==> flow/design.v <==
module ChipInterface #(parameter FRE = 25000000, parameter DEBOUNCE = FRE / 100) (
    input logic clock,
    input logic confirm,
    input logic clear,
    input logic algorithm_select_mode,
    input reset,
    input logic enter0, enter1,
    output logic [5:0] led
  );
  logic confirm_sync, clear_sync, enter0_sync, enter1_sync, algorithm_select_mode_sync;
  logic enter0_valid_press, enter1_valid_press, clear_valid_press, confirm_valid_press, algorithm_select_mode_valid_press;
  logic [11:0] password_current, password_next;
  logic [11:0] password_ref;
  logic [5:0] OTP;
  logic change_current, change_next;
  logic [31:0] cnt_current, cnt_next;
  logic [1:0] wrong_password_time_current, wrong_password_time_next;
  logic algorithm_selet_current, algorithm_selet_next;
  logic [2:0] algorithm_mode_current, algorithm_mode_next;
  password_generator password_generator_inst(
    .clock(clock),
    .reset(reset),  
    .algorithm_select(algorithm_mode_current),
    .OTP(OTP), 
    .password(password_ref));
  FF2_Synchronizer confirm_sync_ (
    .clock(clock),
    .button(confirm),
    .sync_button(confirm_sync)
  );
  FF2_Synchronizer clear_sync_ (
    .clock(clock),
    .button(clear),
    .sync_button(clear_sync)
  );
  FF2_Synchronizer enter0_sync_ (
    .clock(clock),
    .button(enter0),
    .sync_button(enter0_sync)
  );
  FF2_Synchronizer enter1_sync_ (
    .clock(clock),
    .button(enter1),
    .sync_button(enter1_sync)
  );
  FF2_Synchronizer algorithm_select_mode_sync_ (
    .clock(clock),
    .button(algorithm_select_mode),
    .sync_button(algorithm_select_mode_sync)
  );
  button_handler #(.COUNT_MAX(DEBOUNCE)) confirm_valid(.clock(clock), .reset(reset), .btn(confirm_sync), .valid_press(confirm_valid_press));
  button_handler #(.COUNT_MAX(DEBOUNCE)) clear_valid(.clock(clock), .reset(reset), .btn(clear_sync), .valid_press(clear_valid_press));
  button_handler #(.COUNT_MAX(DEBOUNCE)) enter0_valid(.clock(clock), .reset(reset), .btn(enter0_sync), .valid_press(enter0_valid_press));
  button_handler #(.COUNT_MAX(DEBOUNCE)) enter1_valid(.clock(clock), .reset(reset), .btn(enter1_sync), .valid_press(enter1_valid_press));
  button_handler #(.COUNT_MAX(DEBOUNCE)) algorithm_select_mode_valid(.clock(clock), .reset(reset), .btn(algorithm_select_mode_sync), .valid_press(algorithm_select_mode_valid_press));
  OTP_generator inst_OTP_generator(.clock(clock), .reset(reset), .change(change_current), .OTP(OTP));
  typedef enum logic [2:0] {IDLE = 3'b000, 
                            TIMEOUT = 3'b001, 
                            INPUT = 3'b010, 
                            VERIFY = 3'b011, 
                            PASS = 3'b100, 
                            FAIL = 3'b101, 
                            LOCK = 3'b110,
                            ALGO_SELECT = 3'b111} state_t;
  state_t current_state, next_state;
  always_ff @(posedge clock or posedge reset) begin 
    if(reset) begin
      current_state <= IDLE;
      password_current <= 0;
      change_current <= 0;
      wrong_password_time_current <= 0;
      algorithm_selet_current <= 0;
      algorithm_mode_current <= 0;
      cnt_current <= 0;
    end
    else begin
      current_state <= next_state;
      password_current <= password_next;
      change_current <= change_next;
      wrong_password_time_current <= wrong_password_time_next;
      algorithm_selet_current <= algorithm_selet_next;
      algorithm_mode_current <= algorithm_mode_next;
      cnt_current <= cnt_next;
    end
  end
  always_comb begin
    case(current_state)
      IDLE: begin
        wrong_password_time_next = wrong_password_time_current;
        algorithm_mode_next = algorithm_mode_current;
        if(cnt_current == 60 * FRE -1) begin
          next_state = TIMEOUT;
          password_next = 0;
          change_next = 1;
          algorithm_selet_next = 0;
          cnt_next = 0;
        end
        else if(algorithm_select_mode_valid_press) begin
            algorithm_selet_next = 1;
            next_state = INPUT;
            change_next = 0;
            password_next = 0;
            cnt_next = 0;
        end
        else if(enter0_valid_press)begin
           cnt_next = 0;
           next_state = INPUT;
           password_next = {password_current[10:0],1'b0};
           change_next = 0;
           algorithm_selet_next = 0;
        end 
        else if(enter1_valid_press)begin
           cnt_next = 0;
           next_state = INPUT;
           password_next = {password_current[10:0],1'b1};
           change_next = 0;
           algorithm_selet_next = 0;
        end 
        else begin
          cnt_next = cnt_current + 1;
          next_state = IDLE;
          password_next = 0;
          change_next = 0;
          algorithm_selet_next = 0;
        end
      end
      TIMEOUT: begin
        next_state = IDLE;
        wrong_password_time_next = wrong_password_time_current;
        cnt_next = cnt_current + 1;
        password_next = 0;
        change_next = 0;
        algorithm_selet_next = 0;
        algorithm_mode_next = algorithm_mode_current;
      end
      INPUT:begin
        wrong_password_time_next = wrong_password_time_current;
        cnt_next = 0;
        change_next = 0;
        algorithm_selet_next = algorithm_selet_current;
        algorithm_mode_next = algorithm_mode_current;
        if(confirm_valid_press) begin
           next_state = VERIFY;
           password_next = password_current;
        end
        else if(clear_valid_press) begin
           next_state = INPUT;
           password_next = 0;
        end
        else if(enter0_valid_press) begin
           next_state = INPUT;
           password_next = {password_current[10:0],1'b0};
        end 
        else if(enter1_valid_press)begin
           next_state = INPUT;
           password_next = {password_current[10:0],1'b1};
        end
        else begin
          next_state = INPUT;
          password_next = password_current;
        end
      end
      VERIFY: begin
        cnt_next = 0;
        password_next = 0;
        change_next = 0;
        algorithm_selet_next = algorithm_selet_current;
        algorithm_mode_next = algorithm_mode_current;
        if(password_current == password_ref) begin
            next_state = PASS;
            wrong_password_time_next = wrong_password_time_current;
        end
        else begin
            next_state = FAIL;
            wrong_password_time_next = wrong_password_time_current + 1;
        end
      end
      PASS: begin
        wrong_password_time_next = wrong_password_time_current;
        password_next = 0;
        algorithm_selet_next = algorithm_selet_current;
        algorithm_mode_next = algorithm_mode_current;
        if(cnt_current == 6 * FRE) begin
          if(algorithm_selet_current == 1) begin
              next_state = ALGO_SELECT;
              change_next = 0;
          end
          else begin
              next_state = IDLE;
              change_next = 1;
          end
          cnt_next = 0;
        end 
        else begin
          cnt_next = cnt_current + 1;
          next_state = PASS;
          change_next = 0;
        end
      end
      ALGO_SELECT : begin
        password_next = 0;
        cnt_next = 0;
        algorithm_selet_next = 0;
        wrong_password_time_next = wrong_password_time_current;
        if(confirm_valid_press) begin
           next_state = IDLE;
           algorithm_mode_next = algorithm_mode_current;
           change_next = 1;
        end
        else if(clear_valid_press) begin
           next_state = ALGO_SELECT;
           algorithm_mode_next = 0;
           change_next = 0;
        end
        else if(enter0_valid_press) begin
           next_state = ALGO_SELECT;
           algorithm_mode_next = {algorithm_mode_current[1:0],1'b0};
           change_next = 0;
        end 
        else if(enter1_valid_press)begin
           next_state = ALGO_SELECT;
           algorithm_mode_next = {algorithm_mode_current[1:0],1'b1};
           change_next = 0;
        end
        else begin
           next_state = ALGO_SELECT;
           algorithm_mode_next = algorithm_mode_current;
           change_next = 0;
        end
      end
      FAIL: begin
        algorithm_mode_next = algorithm_mode_current;
        wrong_password_time_next = wrong_password_time_current;
        password_next = 0;
        algorithm_selet_next = 0;
        if(cnt_current == 6 * FRE) begin
          change_next = 1;
          cnt_next = 0;
          next_state = LOCK;
        end 
        else begin
          cnt_next = cnt_current + 1;
          next_state = FAIL;
          change_next = 0;
        end
      end
      LOCK: begin
         algorithm_mode_next = algorithm_mode_current;
         cnt_next = cnt_current + 1;
         wrong_password_time_next = wrong_password_time_current;
         password_next = 0;
         algorithm_selet_next = 0;
         if(wrong_password_time_current == 1) begin
            if(cnt_current == 15 * FRE) begin
              next_state = IDLE;
              change_next = 1;
              cnt_next = 0;
            end
            else begin
              next_state = LOCK;
              change_next = 0;
            end
         end
         else if (wrong_password_time_current == 2) begin
            if(cnt_current == 30 * FRE) begin
              next_state = IDLE;
              change_next = 1;
              cnt_next = 0;
            end
            else begin
               next_state = LOCK;
              change_next = 0;
            end 
         end
         else begin
            if(cnt_current == 60 * FRE) begin
                 next_state = IDLE;
                 change_next = 1;
                 cnt_next = 0;
            end
            else begin
              next_state = LOCK;
              change_next = 0;
            end
         end
      end
    endcase
  end
  always_ff @(posedge clock or posedge reset) begin
    if(reset) led <= 6'b0;
    else if(current_state == PASS) led <= 6'b111111;
    else if(current_state == ALGO_SELECT) begin
        led <= {4'b0, algorithm_mode_current};
    end
    else if(current_state == FAIL) begin
    if ((cnt_current >= FRE*1 && cnt_current < FRE*2) || 
        (cnt_current >= FRE*3 && cnt_current < FRE*4) || 
        (cnt_current >= FRE*5 && cnt_current < FRE*6))
        led <= 6'b0; 
    else
        led <= 6'b111111; 
    end
    else if(current_state == LOCK) led <= 6'b101010;
    else led <= OTP;
  end
endmodule
module password_generator(
    input logic clock,
    input logic reset,  
    input logic [2:0] algorithm_select,
    input logic [5:0] OTP,
    output logic [11:0] password
);
  always_ff @(posedge clock or posedge reset) begin
      if(reset) begin
          password <= 0;
      end
      else begin
        case(algorithm_select)
            3'd0: password <= OTP * 2 + 1;                    
            3'd1: password <= (OTP << 2) ^ 12'hA3; 
            3'd2: password <= (OTP * 3) + (OTP >> 1);         
            3'd3: password <= ~(OTP * 5) & 12'hFFF;           
            3'd4: password <= (OTP * OTP) % 4096;             
            3'd5: password <= ((OTP << 3) - OTP) ^ 12'h3C3;   
            3'd6: password <= {OTP[2:0], OTP[5:3]} + 12'h55A; 
            3'd7: password <= (OTP * 9) & 12'hFFF;            
        endcase
      end
  end
endmodule
module OTP_generator(
    input logic clock,
    input logic change,
    input reset,
    output logic [5:0] OTP 
);
    logic [5:0] lfsr;
    always_ff @(posedge clock or posedge reset) begin
        if (reset)
            lfsr <= 6'b101101;  
        else if (change)
            lfsr <= {lfsr[4:0], lfsr[5] ^ lfsr[3]};
    end
    assign OTP = lfsr;
endmodule
module button_handler (
    input  logic clock,        
    input  logic reset,
    input  logic btn,         
    output logic valid_press  
);
    parameter COUNT_MAX = 250_000;
    logic btn_pre;
    logic [$clog2(COUNT_MAX):0] count;
    logic armed;
    always_ff @(posedge clock or posedge reset) begin
        if (reset)
            btn_pre <= 0;
        else
            btn_pre <= btn;
    end
    always_ff @(posedge clock or posedge reset) begin
        if (reset) begin
            count <= 0;
            valid_press <= 0;
            armed <= 1;
        end else begin
            valid_press <= 0;  
            if (btn && btn_pre) begin  
                if (armed) begin
                    if (count < COUNT_MAX - 1) begin
                        count <= count + 1;
                    end else begin
                        valid_press <= 1;  
                        armed <= 0;        
                        count <= 0;
                    end
                end
            end else begin
                count <= 0;
                if (!btn) 
                    armed <= 1; 
            end
        end
    end
endmodule
module FF2_Synchronizer(
  input logic clock,
  input logic button,
  output logic sync_button
);
  logic [1:0] button_dff;
  always_ff @(posedge clock) begin
    button_dff[0] <= button;
    button_dff[1] <= button_dff[0];
  end
  assign sync_button = button_dff[1];
endmodule
`default_nettype none
module my_chip (
    input logic [11:0] io_in,  
    output logic [11:0] io_out,  
    input logic clock,
    input logic reset  
);
    ChipInterface #(.FRE(25000)) chipInterface_inst(
        .clock(clock),
        .confirm(io_in[0]),
        .clear(io_in[1]),
        .algorithm_select_mode(io_in[2]),
        .reset(reset),
        .enter0(io_in[3]), 
        .enter1(io_in[4]),
        .led(io_out[5:0])
    );
    assign io_out[11:6] = 6'b0;
endmodule
# Step by step through the tools: my_chip
# Each step is given for the RTL above and for the edited RTL.
# "orig" refers to lines of the RTL above, "edited" to lines of the edited file.
# "diff" is "edited" less "orig", of the values as shown; "rel_change_pct" is that difference over "orig", in percent.
# Library cell names are shortened.
inputs:
  top: "my_chip"
  clock: "clock"
  library: "sky130hd"
  lib_corner: "tt_025C_1v80"

# Edit of the RTL
# The edit as a unified diff against the file above.
# The edited RTL no longer does the same as the RTL above: the edit was made by script, with no optimisation intended.
# begin of diff
@@ -296,5 +296,5 @@
     if ((cnt_current >= FRE*1 && cnt_current < FRE*2) || 
         (cnt_current >= FRE*3 && cnt_current < FRE*4) || 
-        (cnt_current >= FRE*5 && cnt_current < FRE*6))
+        ((cnt_current == FRE*5) && cnt_current < FRE*6))
         led <= 6'b0; 
     else
# end of diff

# Word-level counts
# Yosys after proc, flatten, opt, wreduce and memory -nomap, before mapping. Memory bits, and registers merged into a memory's read port (data or address), are not among the register bits. Print and check cells are not counted.
word_totals:
  columns: ["item", "orig", "edited", "diff", "rel_change_pct"]
  rows:
  - ["register_bits", 148, 148, 0, 0.00]
  - ["inputBits", 14, 14, 0, 0.00]
  - ["out_inout_bits", 12, 12, 0, 0.00]
  - ["wordCells", 240, 240, 0, 0.00]
classes:
  columns: ["item", "orig", "edited", "diff", "rel_change_pct"]
  rows:
  - ["add_sub_neg", 11, 11, 0, 0.00]
  - ["multipliers", 4, 4, 0, 0.00]
  - ["cmp", 11, 10, -1, -9.09]
  - ["equal", 37, 38, 1, 2.70]
  - ["n_mux", 113, 113, 0, 0.00]
  - ["bitwise", 6, 6, 0, 0.00]
  - ["reduce_and_logical", 23, 23, 0, 0.00]
op_table:
  columns: ["op", "orig", "edited", "diff", "rel_change_pct"]
  rows:
  - [">= comparator 32 x 17 -> 1 bit (second input constant)", 2, 1, -1, -50.00]
  - ["equality test 32 x 17 -> 1 bit (second input constant)", 0, 1, 1, null]
  - ["2-to-1 mux 1 bit", 49, 49, 0, 0.00]
  - ["2-to-1 mux 3 bit", 16, 16, 0, 0.00]
  - ["2-to-1 mux 9 bit", 15, 15, 0, 0.00]
  - ["!= test 2 bit (second input constant)", 13, 13, 0, 0.00]
  - ["2-to-1 mux 32 bit", 10, 10, 0, 0.00]
  - ["equality test 3 bit (second input constant)", 8, 8, 0, 0.00]
  - ["logical AND 1 bit", 8, 8, 0, 0.00]
  - ["2-to-1 mux 12 bit", 8, 8, 0, 0.00]
  - ["adder 9 x 1 -> 9 bit (second input constant)", 5, 5, 0, 0.00]
  - ["< comparator 9 x 8 -> 1 bit (second input constant)", 5, 5, 0, 0.00]
  - ["2-to-1 mux 6 bit", 5, 5, 0, 0.00]
  - ["equality test 3 x 2 -> 1 bit (second input constant)", 4, 4, 0, 0.00]
  - ["2-to-1 mux 2 bit", 4, 4, 0, 0.00]
  - ["OR reduction 3 bit", 3, 3, 0, 0.00]
  - ["equality test 3 x 1 -> 1 bit (second input constant)", 2, 2, 0, 0.00]
  - ["equality test 32 x 21 -> 1 bit (second input constant)", 2, 2, 0, 0.00]
  - ["logical NOT 3 bit", 2, 2, 0, 0.00]
  - ["logical OR 1 bit", 2, 2, 0, 0.00]
  - ["!= test 4 bit (second input constant)", 2, 2, 0, 0.00]
  - ["NOT 1 bit", 2, 2, 0, 0.00]
  - ["AND reduction 2 bit", 2, 2, 0, 0.00]
  - ["OR reduction 7 bit", 2, 2, 0, 0.00]
  - ["adder 2 x 1 -> 2 bit (second input constant)", 1, 1, 0, 0.00]
  - ["adder 32 x 1 -> 32 bit (second input constant)", 1, 1, 0, 0.00]
  - ["adder 6 x 11 -> 12 bit (second input constant)", 1, 1, 0, 0.00]
  - ["adder 7 x 1 -> 8 bit (second input constant)", 1, 1, 0, 0.00]
# The list need not be complete.

# Logic depth
# Longest topological path by Yosys (ltp), each cell counted once; first at word level (registers and memories cut), then after technology mapping (sequential cells cut; the memories' decode and read muxes count).
logic_depth:
  columns: ["item", "orig", "edited", "diff", "rel_change_pct"]
  rows:
  - ["depth_word", 8, 8, 0, 0.00]
  - ["abc_area", "0", "0", null, null]
  - ["depth_mapped", 15, 15, 0, 0.00]
  - ["ltp_nobuf", 14, 14, 0, 0.00]

# Netlist
# Source: synth_stat.txt of the flow (Yosys; design flattened, memories mapped). It holds for the ABC_AREA given above (unset counts as 0); a run with the other value may have another netlist.
mapped:
  columns: ["item", "orig", "edited", "diff", "rel_change_pct"]
  rows:
  - ["cell_count", 1025, 1024, -1, -0.10]
  - ["mapped_area_um2", 9530.4, 9618.0, 87.6, 0.92]
  - ["seq_area_um2", 3791.1, 3791.1, 0.0, 0.00]
  - ["ffs", 153, 153, 0, 0.00]
  - ["n_buf", 45, 52, 7, 15.56]
types:
  columns: ["cell", "orig", "edited", "diff", "rel_change_pct"]
  rows:
  - ["nor2_2", 0, 30, 30, null]
  - ["nor2_1", 92, 71, -21, -22.83]
  - ["o21ai_0", 93, 76, -17, -18.28]
  - ["nand2_1", 87, 73, -14, -16.09]
  - ["a31oi_1", 23, 12, -11, -47.83]
  - ["xor2_1", 26, 36, 10, 38.46]
  - ["o21ai_1", 0, 8, 8, null]
  - ["clkbuf_1", 24, 30, 6, 25.00]
  - ["xnor2_1", 42, 37, -5, -11.90]
  - ["nand3_1", 39, 44, 5, 12.82]
  - ["a21oi_1", 38, 33, -5, -13.16]
  - ["nor4_1", 9, 14, 5, 55.56]
  - ["nor3b_1", 7, 2, -5, -71.43]
  - ["or4_1", 3, 8, 5, 166.67]
  - ["nand3b_1", 0, 5, 5, null]
  - ["inv_1", 53, 57, 4, 7.55]
  - ["a22o_1", 17, 13, -4, -23.53]
  - ["nor3_1", 16, 13, -3, -18.75]
# The list need not be complete.
# By module: a second synthesis without flattening, with its own total; a netlist apart from the flattened one above.
unflattened:
  columns: ["item", "orig", "edited", "diff", "rel_change_pct"]
  rows:
  - ["cells_unflattened", 1054, 1056, 2, 0.19]
  - ["hier_area_um2", 10032.1, 10186.0, 153.9, 1.53]
# Rows give one instance, submodules left out.
by_module_orig:
  columns: ["module", "instances", "cells", "area_um2", "mod_seq_area_um2"]
  rows:
  - ["ChipInterface (FRE=25000)", 1, 432, 3916.3, 1627.8]
  - ["button_handler (COUNT_MAX=250)", 5, 55, 580.6, 301.5]
  - ["password_generator", 1, 314, 2701.3, 300.3]
  - ["OTP_generator", 1, 16, 262.8, 155.1]
  - ["FF2_Synchronizer", 5, 2, 40.0, 40.0]
  - ["my_chip", 1, 7, 48.8, 0.0]
by_module_edited:
  columns: ["module", "instances", "cells", "area_um2", "mod_seq_area_um2"]
  rows:
  - ["ChipInterface (FRE=25000)", 1, 441, 4115.2, 1627.8]
  - ["button_handler (COUNT_MAX=250)", 5, 55, 580.6, 301.5]
  - ["password_generator", 1, 307, 2656.3, 300.3]
  - ["OTP_generator", 1, 16, 262.8, 155.1]
  - ["FF2_Synchronizer", 5, 2, 40.0, 40.0]
  - ["my_chip", 1, 7, 48.8, 0.0]

# Timing after synthesis
# OpenSTA on the mapped netlist: ideal clock, no wires. The path of least setup slack (recovery checks aside). Input and output delay are each 20% of the period. Register names are those of the netlist, which keeps one name where synthesis merged equal registers.
synth_timing:
  columns: ["item", "orig", "edited", "diff", "rel_change_pct"]
  rows:
  - ["kind", "register to register", "register to register", null, null]
  - ["from", "register chipInterface_inst.inst_OTP_generator.lfsr[2]", "register chipInterface_inst.inst_OTP_generator.lfsr[0]", null, null]
  - ["to", "register chipInterface_inst.password_generator_inst.password[7]", "register chipInterface_inst.password_generator_inst.password[10]", null, null]
  - ["period_ns", 10.0, 10.0, 0.0, 0.00]
  - ["setup_time_ns", 0.139, 0.141, 0.002, null]
  - ["launch_ns", 0.000, 0.000, 0.000, null]
  - ["t_arrival_ns", 3.834, 3.832, -0.002, -0.05]
  - ["t_required_ns", 9.861, 9.859, -0.002, -0.02]
  - ["slack_ns", 6.028, 6.027, -0.001, null]
  - ["delay_ns", 3.973, 3.973, 0.000, 0.00]
  - ["path_stages", 13, 16, 3, 23.08]
  - ["period_less_setup_slack_ns", 3.972, 3.973, 0.001, 0.03]
# "delay_ns" is the arrival time less input delay plus setup time.
# "path_stages": output pins that drive a net of the path, with the launching flip-flop's if there is one; two outputs of one cell count as two.
# "period_less_setup_slack_ns" is the clock period less the worst setup slack; recovery checks do not enter. This is arithmetic on one report: input and output delays are still those of the set period (20% each).
# Between the ends stands the longest chain of elaborated cells between them, by number of cells; it is not shown to be the way that was timed. Of several equally long chains one is given.
# Each line given opens the expression or statement behind the cell; cells for indexed reads and writes are added by Yosys, which also makes memories of some case tables.
# A register here has more assigning lines than the two given.
synth_between_orig:
  path_cell_list: "dfstp_2 ha_1 inv_1 fa_1 fa_1 inv_1 fa_1 ha_1 a21o_1 a21oi_1 xnor2_1 o21ai_0 or4_1"
  elab_chain_cells: 3
synth_lines_orig:
  columns: ["item", "line", "source"]
  rows:
  - ["start: declaration", 338, "logic [5:0] lfsr;"]
  - ["start: assignment", 341, "lfsr <= 6'b101101;"]
  - ["start: assignment", 343, "lfsr <= {lfsr[4:0], lfsr[5] ^ lfsr[3]};"]
  - ["multiplier 6 x 2 -> 8 bit", 322, "3'd2: password <= (OTP * 3) + (OTP >> 1);"]
  - ["adder 8 x 5 -> 9 bit", 322, null]
  - ["parallel mux 12 bit (select 8 bit)", 319, "case(algorithm_select)"]
  - ["end: assignment", 320, "3'd0: password <= OTP * 2 + 1;"]
  - ["end: assignment", 321, "3'd1: password <= (OTP << 2) ^ 12'hA3;"]
  - ["end: declaration", 312, "output logic [11:0] password"]
synth_between_edited:
  path_cell_list: "dfstp_2 clkbuf_1 nand2_1 inv_1 fa_1 inv_1 fa_1 fa_1 inv_1 ha_1 a31o_2 a21oi_1 o21bai_1 a31oi_1 xor2_1 o221ai_1"
  elab_chain_cells: 2
synth_lines_edited:
  columns: ["item", "line", "source"]
  rows:
  - ["start: declaration", 338, "logic [5:0] lfsr;"]
  - ["start: assignment", 341, "lfsr <= 6'b101101;"]
  - ["start: assignment", 343, "lfsr <= {lfsr[4:0], lfsr[5] ^ lfsr[3]};"]
  - ["multiplier 6 x 6 -> 12 bit", 324, "3'd4: password <= (OTP * OTP) % 4096;"]
  - ["parallel mux 12 bit (select 8 bit)", 319, "case(algorithm_select)"]
  - ["end: assignment", 320, "3'd0: password <= OTP * 2 + 1;"]
  - ["end: assignment", 321, "3'd1: password <= (OTP << 2) ^ 12'hA3;"]
  - ["end: declaration", 312, "output logic [11:0] password"]

# Timing after layout
# Path of least setup slack in the final report of the runs of pair A (OpenROAD, finished layout, wires in). Where an end is a register, its clock arrival counts in the times.
layout_timing:
  columns: ["item", "orig", "edited", "diff", "rel_change_pct"]
  rows:
  - ["kind", "register to register", "register to register", null, null]
  - ["from", "register chipInterface_inst.inst_OTP_generator.lfsr[3]", "register chipInterface_inst.inst_OTP_generator.lfsr[1]", null, null]
  - ["to", "register chipInterface_inst.password_generator_inst.password[7]", "register chipInterface_inst.password_generator_inst.password[10]", null, null]
  - ["period_ns", 4.42, 4.42, 0.00, 0.00]
  - ["setup_time_ns", 0.13, 0.15, 0.02, null]
  - ["launch_ns", 0.42, 0.43, 0.01, 2.38]
  - ["t_arrival_ns", 4.25, 4.21, -0.04, -0.94]
  - ["t_required_ns", 4.72, 4.70, -0.02, -0.42]
  - ["slack_ns", 0.46, 0.48, 0.02, null]
  - ["path_stages", 13, 14, 1, 7.69]
# Between the ends stands the longest chain of elaborated cells between them, by number of cells; it is not shown to be the way that was timed. Of several equally long chains one is given.
# A register here has more assigning lines than the two given.
layout_between_orig:
  path_cell_list: "dfstp_2 ha_1 inv_1 fa_1 fa_1 inv_1 fa_1 ha_1 a21o_1 a21oi_1 xnor2_1 o21ai_0 or4_1"
  elab_chain_cells: 3
layout_lines_orig:
  columns: ["item", "line", "source"]
  rows:
  - ["start: declaration", 338, "logic [5:0] lfsr;"]
  - ["start: assignment", 341, "lfsr <= 6'b101101;"]
  - ["start: assignment", 343, "lfsr <= {lfsr[4:0], lfsr[5] ^ lfsr[3]};"]
  - ["multiplier 6 x 2 -> 8 bit", 322, "3'd2: password <= (OTP * 3) + (OTP >> 1);"]
  - ["adder 8 x 5 -> 9 bit", 322, null]
  - ["parallel mux 12 bit (select 8 bit)", 319, "case(algorithm_select)"]
  - ["end: assignment", 320, "3'd0: password <= OTP * 2 + 1;"]
  - ["end: assignment", 321, "3'd1: password <= (OTP << 2) ^ 12'hA3;"]
  - ["end: declaration", 312, "output logic [11:0] password"]
layout_between_edited:
  path_cell_list: "dfrtp_1 ha_1 fa_1 inv_1 fa_1 fa_1 inv_1 ha_1 a31o_2 a21oi_1 o21bai_1 a31oi_1 xor2_1 o221ai_1"
  elab_chain_cells: 2
layout_lines_edited:
  columns: ["item", "line", "source"]
  rows:
  - ["start: declaration", 338, "logic [5:0] lfsr;"]
  - ["start: assignment", 341, "lfsr <= 6'b101101;"]
  - ["start: assignment", 343, "lfsr <= {lfsr[4:0], lfsr[5] ^ lfsr[3]};"]
  - ["multiplier 6 x 6 -> 12 bit", 324, "3'd4: password <= (OTP * OTP) % 4096;"]
  - ["parallel mux 12 bit (select 8 bit)", 319, "case(algorithm_select)"]
  - ["end: assignment", 320, "3'd0: password <= OTP * 2 + 1;"]
  - ["end: assignment", 321, "3'd1: password <= (OTP << 2) ^ 12'hA3;"]
  - ["end: declaration", 312, "output logic [11:0] password"]

# Flow runs
# Both versions went through the flow (Yosys, OpenROAD) with the same settings in each pair. Constraints: input delay and output delay 20% of the set period each, output load 0.01 pF.
flow_settings_pair_A:
  CORE_UTILIZATION: 40
  period_ns: 4.42
  CAP_MARGIN: 20
  CORE_MARGIN: 2
  SLEW_MARGIN: 20
results_pair_A:
  columns: ["item", "orig", "edited", "diff", "rel_change_pct"]
  rows:
  - ["synthArea_um2", 9530.4, 9618.0, 87.6, 0.92]
  - ["design.die.area_um2", 25076.3, 25301.7, 225.4, 0.90]
  - ["final_cell_area_um2", 10495.1, 10617.7, 122.6, 1.17]
  - ["util_pct", 44.8, 45.1, 0.3, null]
  - ["fin_ws_ns", 0.464, 0.484, 0.020, null]
  - ["tns_setup_ns", 0.000, 0.000, 0.000, null]
  - ["hold_ws_ns", 0.326, 0.326, 0.000, null]
  - ["fin_power_w", 0.002875, 0.003008, 0.000133, 4.63]
  - ["period_reached_ns", 3.956, 3.936, -0.020, -0.51]
flow_settings_pair_B:
  ABC_AREA: 0
  CAP_MARGIN: 5
  CORE_MARGIN: 7
  CORE_UTILIZATION: 22
  PLACE_DENSITY: 0.72
  SETUP_SLACK_MARGIN: 0.71
  TNS_END_PERCENT: 60
  period_ns: 3.2
  SLEW_MARGIN: 20
results_pair_B:
  columns: ["item", "orig", "edited", "diff", "rel_change_pct"]
  rows:
  - ["synthArea_um2", 9530.4, 9618.0, 87.6, 0.92]
  - ["design.die.area_um2", 49344.0, 49769.1, 425.1, 0.86]
  - ["final_cell_area_um2", 11742.5, 11971.5, 229.0, 1.95]
  - ["util_pct", 27.4, 27.8, 0.4, null]
  - ["fin_ws_ns", -0.373, -0.387, -0.014, null]
  - ["tns_setup_ns", -2.264, -1.895, 0.369, null]
  - ["hold_ws_ns", 0.326, 0.329, 0.003, null]
  - ["fin_power_w", 0.004047, 0.004257, 0.000210, 5.19]
  - ["period_reached_ns", 3.573, 3.587, 0.014, 0.39]
# "period_reached_ns": clock period set for the run, less the worst setup slack. It is reckoned from that one timing run; input and output delays stay at 20% of the period that was set.
# By "fin_power_w" is meant OpenSTA's value without simulated activity: inputs other than the clock are taken to toggle once in ten clock periods, and the tool carries that through the logic.
